==> flow/design.v <==
module ALU(
	input[31:0] SrcA,
	input[31:0] SrcB,
	input[3:0] ALUOp,
	output reg[31:0] ALUResult,
	output reg[3:0] ALUFlags
	);
	always @ (*)
	begin
		ALUFlags = 4'b0000;
		if(SrcA == SrcB)
			ALUFlags[2] = 1'b1;
		case(ALUOp)
			4'b0010:
			begin
				ALUResult = SrcA - SrcB;
			end
			4'b0100:
			begin
				ALUResult = SrcA + SrcB;
			end
			4'b1010:
			begin
				ALUResult = SrcA - SrcB;
			end
			4'b1101:
			begin
				ALUResult = SrcB;
			end
			default:
			begin
				ALUResult = 32'h00000000;
			end
		endcase
	end
endmodule
module Extend(  
	input[23:0] in,
	input[1:0] ImmSrc,
	output reg[31:0] ExtImm
	);
	integer i;
	always @ (*)
	begin
		case(ImmSrc  )
		  2'b00:
		begin
			ExtImm[7:0] = in[7:0];
			for(i=8; i<32; i=i+1)
				ExtImm[i] = in[7];
		end
		  2'b01:
		begin
			ExtImm[11:0] = in[11:0];
			for(i=12; i<32; i=i+1)
				ExtImm[i] = 'b0;
		end
		  2'b10:
		begin
			ExtImm[1:0] = 2'b00;
			ExtImm[25:2] = in[23:0];
			for(i=26; i<32; i=i+1)
				ExtImm[i] = in[23];
		end
		default:
			ExtImm = 'h00000000;
		endcase
	end
endmodule
module RegisterFile(
	input clk, 
	input reset, 
	input we,
	input[1:0] RegSrc,
	input[3:0] addr1,
	input[3:0] addr2,
	input[3:0] addr3,
	input[3:0] waddr,
	input[31:0] wdata,
	input[31:0] pcin,
	output reg[31:0] data1,
	output reg[31:0] data2,
	output reg[31:0] data3,
	output[31:0] pcout
	);
	reg[31:0] registers[15:0];
	integer idx;
	assign pcout = registers[15];
	always @ (posedge clk)
	begin
		if (reset)
		begin
			for(idx=0; idx<=15; idx=idx+1) begin
				registers[idx] <= 'h00000000;
			end
		end
		else  
		begin
			if(  we)
			begin
				if(RegSrc[0] != 1'b1)
					registers[waddr] <= wdata;
				else
					registers[14] <= registers[15] + 'd4;
			end
			if(  waddr != 4'b1111 || RegSrc[0] == 1'b1 || we == 1'b0)
				registers[15] <= pcin;
		end
	end
	always @ (*)
	begin
		begin
			if(  addr1 == 15)
			begin
				data1 = registers[15] + 32'd8;
			end
			else
			begin
				data1 = registers[addr1];
			end
			if(  addr2 == 15)
			begin
				data2 = registers[15] + 32'd8;
			end
			else
			begin
				if (  RegSrc[1] == 1'b0)
					data2 = registers[addr2];
				else
					data2 = registers[waddr];
			end
			if(  addr3 == 15)
			begin
				data3 = registers[15] + 32'd8;
			end
			else
			begin
				data3 = registers[addr3];
			end
		end
	end
endmodule
module Decoder (
	input[1:0] op,
	input[5:0] funct,
	output reg MemtoReg,
	output reg ALUSrc,
	output reg[1:0] ImmSrc,
	output reg[1:0] RegSrc,
	output reg[3:0] ALUOp,
	output reg Svalue
	);
	always @(*)
	begin
		case (op)
			2'b00:
			begin
				MemtoReg = 1'b0;
				ALUOp = funct[4:1];
				Svalue = funct[0];
				if(funct[5] == 1'b1)
				begin
					ALUSrc = 1'b1;
					ImmSrc = 2'b00;  
					RegSrc = 2'b00;
				end
				else
				begin
					ALUSrc = 1'b0;
					ImmSrc = 2'b00;
					RegSrc = 2'b00;
				end
			end
			2'b01:
			begin
				MemtoReg = 1'b1;
				ALUOp = (funct[3] == 1'b1) ? 4'b0100 : 4'b0010;
				Svalue = 1'b0;
				if(funct[5] == 1'b0)
				begin
					ALUSrc = 1'b1;
					ImmSrc = 2'b01;
					RegSrc = 2'b00;
				end
				else 
				begin
					ALUSrc = 1'b0;
					ImmSrc = 2'b01;
					RegSrc = 2'b00;				
				end
			end
			2'b10:
			begin
				MemtoReg = 1'b0;
				ALUOp = 4'b0100;
				Svalue = 1'b0;
				ALUSrc = 1'b1;
				ImmSrc = 2'b10;
				RegSrc = 2'b01;
			end
			default:
			begin
				MemtoReg = 1'b0;
				ALUOp = 4'b0000;
				Svalue = 1'b0;
				ALUSrc = 1'b0;
				ImmSrc = 2'b00;
				RegSrc = 2'b00;
			end
		endcase
	end
endmodule
module ConditionalLogic (
	input clk,
	input reset,
	input[1:0] op,
	input[5:0] funct,
	input[3:0] cond,
	input[3:0] ALUFlags,
	output reg PCSrc,
	output reg RegWrite,
	output reg MemWrite
	);
	reg condEx;
	reg Zero;
	always @(posedge clk)
	begin
		if (reset)
			Zero <= 1'b0;
		else if (op == 2'b00 && funct[4:1] == 4'b1010 && condEx == 1'b1)
			Zero <= ALUFlags[2];
	end
	always @(*)
	begin
		case(cond)
			4'b0000: condEx = (Zero == 1'b1) ? 1'b1 : 1'b0;
			4'b0001: condEx = (Zero == 1'b0) ? 1'b1 : 1'b0;
			default: condEx = 1'b1;
		endcase
	end
	always @(*)
	begin
		case(op)
			2'b00: 
			begin
				PCSrc = 1'b0;
				MemWrite = 1'b0;
				if(condEx == 1'b1)
					RegWrite = (funct[4:1] == 4'b0010 || funct[4:1] == 4'b0100 || funct[4:1] == 4'b1101) ? 1'b1 : 1'b0;
				else
					RegWrite = 1'b0;
			end
			2'b01:
			begin
				PCSrc = 1'b0;
				if(condEx == 1'b1)
				begin
					MemWrite = ~funct[0];
					RegWrite = funct[0];
				end
				else
				begin
					MemWrite = 1'b0;
					RegWrite = 1'b0;
				end
			end
			2'b10:
			begin
				MemWrite = 1'b0;
				if(condEx == 1'b1)
				begin
					PCSrc = 1'b1;
					RegWrite = (funct[4] == 1'b1) ? 1'b1 : 1'b0;
				end
				else
				begin
					PCSrc = 1'b0;
					RegWrite = 1'b0;
				end
			end
			default:
			begin
				PCSrc = 1'b0;
				MemWrite = 1'b0;
				RegWrite = 1'b0;
			end
		endcase
	end
endmodule
module ControlUnit(
	input clk,
	input reset,
	input[3:0] ALUFlags,
	input[3:0] cond,
	input[1:0] op,
	input[5:0] funct,
	output[3:0] ALUOp,
	output[1:0] ImmSrc,
	output[1:0] RegSrc,
	output PCSrc,
	output RegWrite,
	output MemWrite,
	output MemtoReg,
	output ALUSrc,
	output Svalue
	);
	Decoder _decoder(
		.op			(op),
		.funct		(funct),
		.MemtoReg	(MemtoReg),
		.ALUSrc		(ALUSrc),
		.ImmSrc		(ImmSrc),
		.RegSrc		(RegSrc),
		.ALUOp 		(ALUOp),
		.Svalue		(Svalue));
	ConditionalLogic _conditional(
		.clk		(clk),
		.reset		(reset),
		.op			(op),
		.funct		(funct),
		.cond		(cond),
		.ALUFlags	(ALUFlags),
		.PCSrc		(PCSrc),
		.RegWrite	(RegWrite),
		.MemWrite	(MemWrite));
endmodule
module ARMProcessor(
	input clk,
	input reset,
	output[31:0] pc,
	input[31:0] inst,
	input nIRQ,
	output[3:0] be,
	output[31:0] memaddr,
	output memwrite,
	output memread,
	output[31:0] writedata,
	input[31:0] readdata
	);
	assign pc = pctmp;
	assign be = 4'b1111;  
	wire[3:0] ReadAddr1, ReadAddr2, WriteAddr;
	wire[31:0] ReadData1, ReadData2, ReadData3;
	wire[31:0] Result, ExtImm, SrcB, ALUResult, PCPlus4, PCBranch, pctmp;
	wire[3:0] ALUOp, ALUFlags;
	wire[1:0] RegSrc, ImmSrc;
	wire PCSrc, RegWrite, MemWrite, MemtoReg, ALUSrc, Svalue;
	wire[31:0] NextPC;
	assign ReadAddr1 = inst[19:16];
	assign ReadAddr2 = inst[3:0];
	assign WriteAddr = inst[15:12];
	assign memaddr = ALUResult;
	assign memwrite = MemWrite;
	assign memread = 'b1;
	assign writedata = ReadData3;
	assign SrcB = (ALUSrc == 1'b0) ? ReadData2 : ExtImm;
	assign Result = (MemtoReg == 1'b0) ? ALUResult : readdata;
	assign PCPlus4 = pctmp + 32'd4;
	assign PCBranch = pctmp + ExtImm + 32'd8;
	assign NextPC = (PCSrc == 1'b0) ? PCPlus4 : PCBranch;
	ControlUnit _ControlUnit(
			.clk(clk),
			.reset(reset),
			.ALUFlags(ALUFlags), 
			.cond(inst[31:28]), 
			.op(inst[27:26]), 
			.funct(inst[25:20]), 
			.ALUOp(ALUOp), 
			.ImmSrc(ImmSrc), 
			.RegSrc(RegSrc),  
			.PCSrc(PCSrc), 
			.RegWrite(RegWrite), 
			.MemWrite(MemWrite), 
			.MemtoReg(MemtoReg), 
			.ALUSrc(ALUSrc), 
			.Svalue(Svalue)
	);
	RegisterFile _RegisterFile( 
			.clk(clk), 
			.reset(reset), 
			.we(RegWrite), 
			.RegSrc(RegSrc), 
			.addr1(ReadAddr1), 
			.addr2(ReadAddr2), 
			.addr3(WriteAddr),
			.waddr(WriteAddr), 
			.wdata(Result), 
			.pcin(NextPC), 
			.data1(ReadData1), 
			.data2(ReadData2), 
			.data3(ReadData3), 
			.pcout(pctmp)
	);
	Extend _Extend( 
		.in(inst[23:0]), 
		.ImmSrc(ImmSrc), 
		.ExtImm(ExtImm) 
	);
	ALU _ALU( 
		.SrcA(ReadData1), 
		.SrcB(SrcB), 
		.ALUOp(ALUOp), 
		.ALUFlags(ALUFlags), 
		.ALUResult(ALUResult) 
	); 
endmodule
-- Tool chain data of ARMProcessor
The steps from the RTL of ARMProcessor to its reports follow in flow order.
Lines are those of the file above, counted from 1.
Library cell names are shortened.
A cell with -- has no value.
- design top: ARMProcessor
- clock: clk
- cell library: sky130hd
- library corner: tt_025C_1v80

-- After elaboration
Yosys after proc, flatten, opt, wreduce and memory -nomap, before mapping. Enables and synchronous resets that opt folds into registers are not counted as muxes. Memory bits, and registers merged into a memory's read port (data or address), are not among the register bits. Print and check cells are not counted. Equal cells are merged and count once.
Memory sizes are those after Yosys's memory passes, which may raise the word count (mostly to a power of two), join words into wider ones and drop unused or constant bits.
- noted register bits: 1
- noted output and inout bits: 102
- input bits at 67
- noted memories: 1
- cells after elaboration at 114
- noted memory bits (writable): 512
- add/subtract/negate cells at 6
- muxes and demuxes at 72
- reduce/logical cells at 12
- eq/ne operators at 18
- noted bitwise operators: 4
- memory list (memory ; depth ; bits a word ; RTL line ; source):
    _RegisterFile.registers ; 16 ; 32 ; 86 ; reg[31:0] registers[15:0];
- operators by type and width (kind ; count):
    2-to-1 mux 32 bit ; 17
    case mux 32 bit (select 3 bit) ; 1
    adder 32 bit ; 2
    adder 32 x 4 -> 32 bit with constant B ; 2
    adder 32 x 3 -> 32 bit with constant B ; 1
    subtractor 32 bit ; 1
    equality test 32 bit ; 1
    case mux 1 bit (select 2 bit) ; 16
    equality test 4 bit with constant B ; 7
    2-to-1 mux 1 bit ; 25
    case mux 1 bit (select 3 bit) ; 5
    case mux 6 bit (select 2 bit) ; 1
    case mux 4 bit (select 3 bit) ; 1
    2-to-1 mux 4 bit ; 3
    equality test 4 x 2 -> 1 bit with constant B ; 2
    equality test 4 x 3 -> 1 bit with constant B ; 2
    OR reduction 2 bit ; 3
    logical OR 1 bit ; 4
    equality test 2 x 1 -> 1 bit with constant B ; 2
    equality test 2 bit with constant B ; 2
    logical NOT 2 bit ; 2
    equality test 4 x 1 -> 1 bit with constant B ; 1
    != test 4 bit with constant B ; 1
    logical NOT 4 bit ; 1
    case mux 2 bit (select 2 bit) ; 1
    2-to-1 mux 3 bit ; 1
    OR 1 bit ; 2
    logical AND 1 bit ; 2
Not listed: further kinds 2, cells in them 3.

-- Longest topological paths
Yosys ltp: most cells in a row. Word level: on the elaborated netlist, between registers, memories and ports. Mapped: between sequential cells and ports; inverters and the memories' decode and read muxes count.
- noted depth in word-level cells: 12
- noted ABC_AREA: 1
- mapped depth: 30
- depth with buffers taken out: 27

-- Mapped cells and area
Yosys stat after the flow's synthesis: flattened, memories mapped to cells. It holds for the ABC_AREA given above (unset counts as 0); a run with the other value may have another netlist.
- cell types (cell ; count ; total area (sq um)):
    edfxtp_1 ; 512 ; 1.54E+04
    o21ai_0 ; 676 ; 3.38E+03
    nand2_1 ; 845 ; 3.17E+03
    a21oi_1 ; 601 ; 3.01E+03
    nor2_1 ; 755 ; 2.83E+03
    inv_1 ; 520 ; 1.95E+03
    nand3_1 ; 376 ; 1.88E+03
    ha_1 ; 132 ; 1.65E+03
    a22oi_1 ; 119 ; 893.357
    clkbuf_1 ; 228 ; 855.821
    xor2_1 ; 55 ; 481.712
    buf_2 ; 92 ; 460.442
    o221ai_1 ; 52 ; 455.437
    o211ai_1 ; 55 ; 412.896
    buf_4 ; 35 ; 262.752
    or2_2 ; 42 ; 262.752
    nand2_2 ; 41 ; 256.496
    nor2_2 ; 40 ; 250.24
Not listed: further types 56, cells in them 447.
- noted cells in the netlist: 5623
- noted mapped area: 41237.0 sq um
- noted sequential part of the area: 15394.8 sq um
- flip-flops: 513
- noted buffer cells: 395

-- Timing after synthesis
Path of least setup slack by OpenSTA after synthesis, without wires, with an ideal clock, recovery checks aside; 20% of the period is set as input and as output delay. Where synthesis merged equal registers, the netlist keeps one of their names.
- path kind: input -> output
- start point: in inst[27]
- end point: out memaddr[18]
- period: 9.0 ns
- path delay: 3.142 ns
- input delay at 1.800 ns
- required time at 7.200 ns
- time at the first pin at 1.800 ns
- noted arrival: 4.942 ns
- noted buffers on the path: 2
- stages: 23
- noted setup slack: 2.258 ns
- external output delay at 1.800 ns
- synthesis period reached at 6.742 ns
"path delay" is the arrival time less input delay plus setup time.
At an output port there is no setup time.
"stages": output pins that drive a net of the path, with the launching flip-flop's if there is one; two outputs of one cell count as two.
"synthesis period reached" = period - worst setup slack (recovery checks aside). The figure is calculated, with input and output delays left at 20% of the set period.
The rows between start and end are the longest chain of elaborated cells between them; the timing report does not say that the signal goes this way. Where chains are equally long, one stands for them.
Each line given opens the expression or statement behind the cell; cells for indexed reads and writes are added by Yosys, which also makes memories of some case tables.
- cells stage by stage: inv_1 -> ha_1 -> buf_4 -> inv_2 -> o21ai_0 -> nand2_1 -> buf_2 -> o21ai_0 -> o21ai_1 -> ha_1 -> inv_1 -> fa_1 -> inv_1 -> nand2_1 -> a21oi_2 -> nand2_1 -> nand2_1 -> nand3_1 -> nand2_1 -> a21oi_1 -> or2_2 -> nand3_1 -> nand3_1
- cells in the longest elaborated chain at 8
- elaborated cells on any way between the ends: 33
- classes of those cells: add/sub (2); eq/ne (8); mux (18); reduce/logical (5)
- RTL lines, path after synthesis (item ; RTL line ; source):
    start: declaration ; 331 ; input[31:0] inst,
    equality test 2 bit ; 155 ; case (op)
    case mux 2 bit (select 2 bit) ; 155 ;
    equality test 2 x 1 -> 1 bit ; 45 ; case(ImmSrc )
    OR reduction 2 bit ; -- ;
    2-to-1 mux 2 bit ; 45 ;
    2-to-1 mux 32 bit ; 356 ; assign SrcB = (ALUSrc == 1'b0) ? ReadData2 : ExtImm;
    subtractor 32 bit ; 16 ; ALUResult = SrcA - SrcB;
    case mux 32 bit (select 3 bit) ; 13 ; case(ALUOp)
    end: declaration ; 334 ; output[31:0] memaddr,

-- Path in the finished layout
From the final timing report of flow run A: the path of least setup slack in the routed layout; clock arrival at registers is part of the times.
- path kind: input -> output
- start point: in inst[16]
- end point: out memaddr[23]
- external output delay at 1.80 ns
- input delay at 1.80 ns
- noted buffers on the path: 5
- noted arrival: 7.07 ns
- period: 9.0 ns
- time at the first pin at 1.80 ns
- noted setup slack: 0.13 ns
- stages: 20
- required time at 7.20 ns
The rows between start and end are the longest chain of elaborated cells between them; the timing report does not say that the signal goes this way. Where chains are equally long, one stands for them.
The chain passes a memory read, where the word-level depth is cut; so it can be longer than that depth.
- cells stage by stage: clkbuf_8 -> inv_6 -> buf_12 -> o21ai_0 -> a21oi_1 -> o311ai_0 -> nand3_1 -> o21ai_0 -> buf_4 -> ha_1 -> nor2_1 -> inv_1 -> nor2_1 -> inv_1 -> nor2_1 -> a21oi_1 -> buf_4 -> o21ai_0 -> nand3_1 -> clkdlybuf4s50_1
- cells in the longest elaborated chain at 4
- elaborated cells on any way between the ends: 8
- classes of those cells: add/sub (2); eq/ne (1); mux (4); memory (1)
- RTL lines, path post-layout (item ; RTL line ; source):
    start: declaration ; 331 ; input[31:0] inst,
    memory read (16 x 32 bit) ; 86 ; reg[31:0] registers[15:0];
    2-to-1 mux 32 bit ; 113 ; if( addr1 == 15)
    subtractor 32 bit ; 16 ; ALUResult = SrcA - SrcB;
    case mux 32 bit (select 3 bit) ; 13 ; case(ALUOp)
    end: declaration ; 334 ; output[31:0] memaddr,

Subject: ARMProcessor on sky130hd, stored results

Hello all,

5 stored runs of ARMProcessor in the flow (synthesis by Yosys, layout by OpenROAD, sky130hd cells), in arbitrary order. Constraints: input delay and output delay 20% of the set period each, output load 0.01 pF.
"time used up by the worst setup path" is the time allowed to the run's worst setup path (the clock period less input and output delay, where it has them) less its slack. Clock arrival times count: a late capture clock shortens it, a late launch clock lengthens it.

Flow run A
Settings were ABC_AREA = 1; CELL_PAD_IN_SITES_GLOBAL_PLACEMENT = 3; CTS_CLUSTER_DIAMETER = 97; GPL_ROUTABILITY_DRIVEN = 0; MAX_ROUTING_LAYER = met4; period_ns = 9.0; CAP_MARGIN = 20; CORE_MARGIN = 2; CORE_UTILIZATION = 40; SLEW_MARGIN = 20
- worst setup slack after layout: 0.128 ns
- final utilization at 47.0%
- smallest hold slack: 0.518 ns
- die size: 105677.0 sq um
- synthesis area at 41237.0 sq um
- noted the standard-cell area of the final layout: 47936.0 sq um
- time used up by the worst setup path: 5.27 ns
- type of the worst setup path: input -> output

Flow run B
Settings were ABC_AREA = 1; CELL_PAD_IN_SITES_GLOBAL_PLACEMENT = 2; CORE_ASPECT_RATIO = 0.67; CORE_UTILIZATION = 50; CTS_CLUSTER_DIAMETER = 97; CTS_CLUSTER_SIZE = 63; GPL_ROUTABILITY_DRIVEN = 1; HOLD_SLACK_MARGIN = 0.3; MAX_ROUTING_LAYER = met5; SLEW_MARGIN = 15; period_ns = 7.23; CAP_MARGIN = 20; CORE_MARGIN = 2
- noted the standard-cell area of the final layout: 49448.7 sq um
- synthesis area at 41237.0 sq um
- time used up by the worst setup path: 4.51 ns
- type of the worst setup path: input -> output
- smallest hold slack: 0.507 ns
- final utilization at 60.3%
- worst setup slack after layout: -0.170 ns
- die size: 84834.0 sq um

Flow run C
Settings were ABC_AREA = 1; CAP_MARGIN = 10; CELL_PAD_IN_SITES_DETAIL_PLACEMENT = 0; CELL_PAD_IN_SITES_GLOBAL_PLACEMENT = 0; CORE_ASPECT_RATIO = 1.03; CORE_UTILIZATION = 40; CTS_CLUSTER_DIAMETER = 362; CTS_CLUSTER_SIZE = 55; GPL_ROUTABILITY_DRIVEN = 1; MAX_ROUTING_LAYER = met5; PLACE_DENSITY_LB_ADDON = 0.17; period_ns = 9.0; CORE_MARGIN = 2; SLEW_MARGIN = 20
- final utilization at 44.6%
- noted the standard-cell area of the final layout: 45610.0 sq um
- smallest hold slack: 0.510 ns
- worst setup slack after layout: 0.225 ns
- die size: 105677.0 sq um
- synthesis area at 41237.0 sq um
- time used up by the worst setup path: 5.17 ns
- type of the worst setup path: input -> output

Flow run D
Settings were CORE_UTILIZATION = 40; SETUP_SLACK_MARGIN = 0.45; period_ns = 7.95; CAP_MARGIN = 20; CORE_MARGIN = 2; SLEW_MARGIN = 20
- worst setup slack after layout: 0.327 ns
- noted the standard-cell area of the final layout: 49122.1 sq um
- final utilization at 50.6%
- smallest hold slack: 0.541 ns
- die size: 100711.0 sq um
- time used up by the worst setup path: 4.44 ns
- type of the worst setup path: input -> output
- synthesis area at 39275.2 sq um

Flow run E
Settings were CAP_MARGIN = 15; CELL_PAD_IN_SITES_DETAIL_PLACEMENT = 1; CORE_MARGIN = 10; CORE_UTILIZATION = 56; CTS_CLUSTER_DIAMETER = 363; CTS_CLUSTER_SIZE = 22; PLACE_DENSITY_LB_ADDON = 0.11; SLEW_MARGIN = 5; period_ns = 12.7
- die size: 81128.1 sq um
- time used up by the worst setup path: 6.51 ns
- type of the worst setup path: input -> output
- noted the standard-cell area of the final layout: 42462.0 sq um
- smallest hold slack: 0.550 ns
- worst setup slack after layout: 1.105 ns
- final utilization at 60.8%
- synthesis area at 39275.2 sq um

Thanks
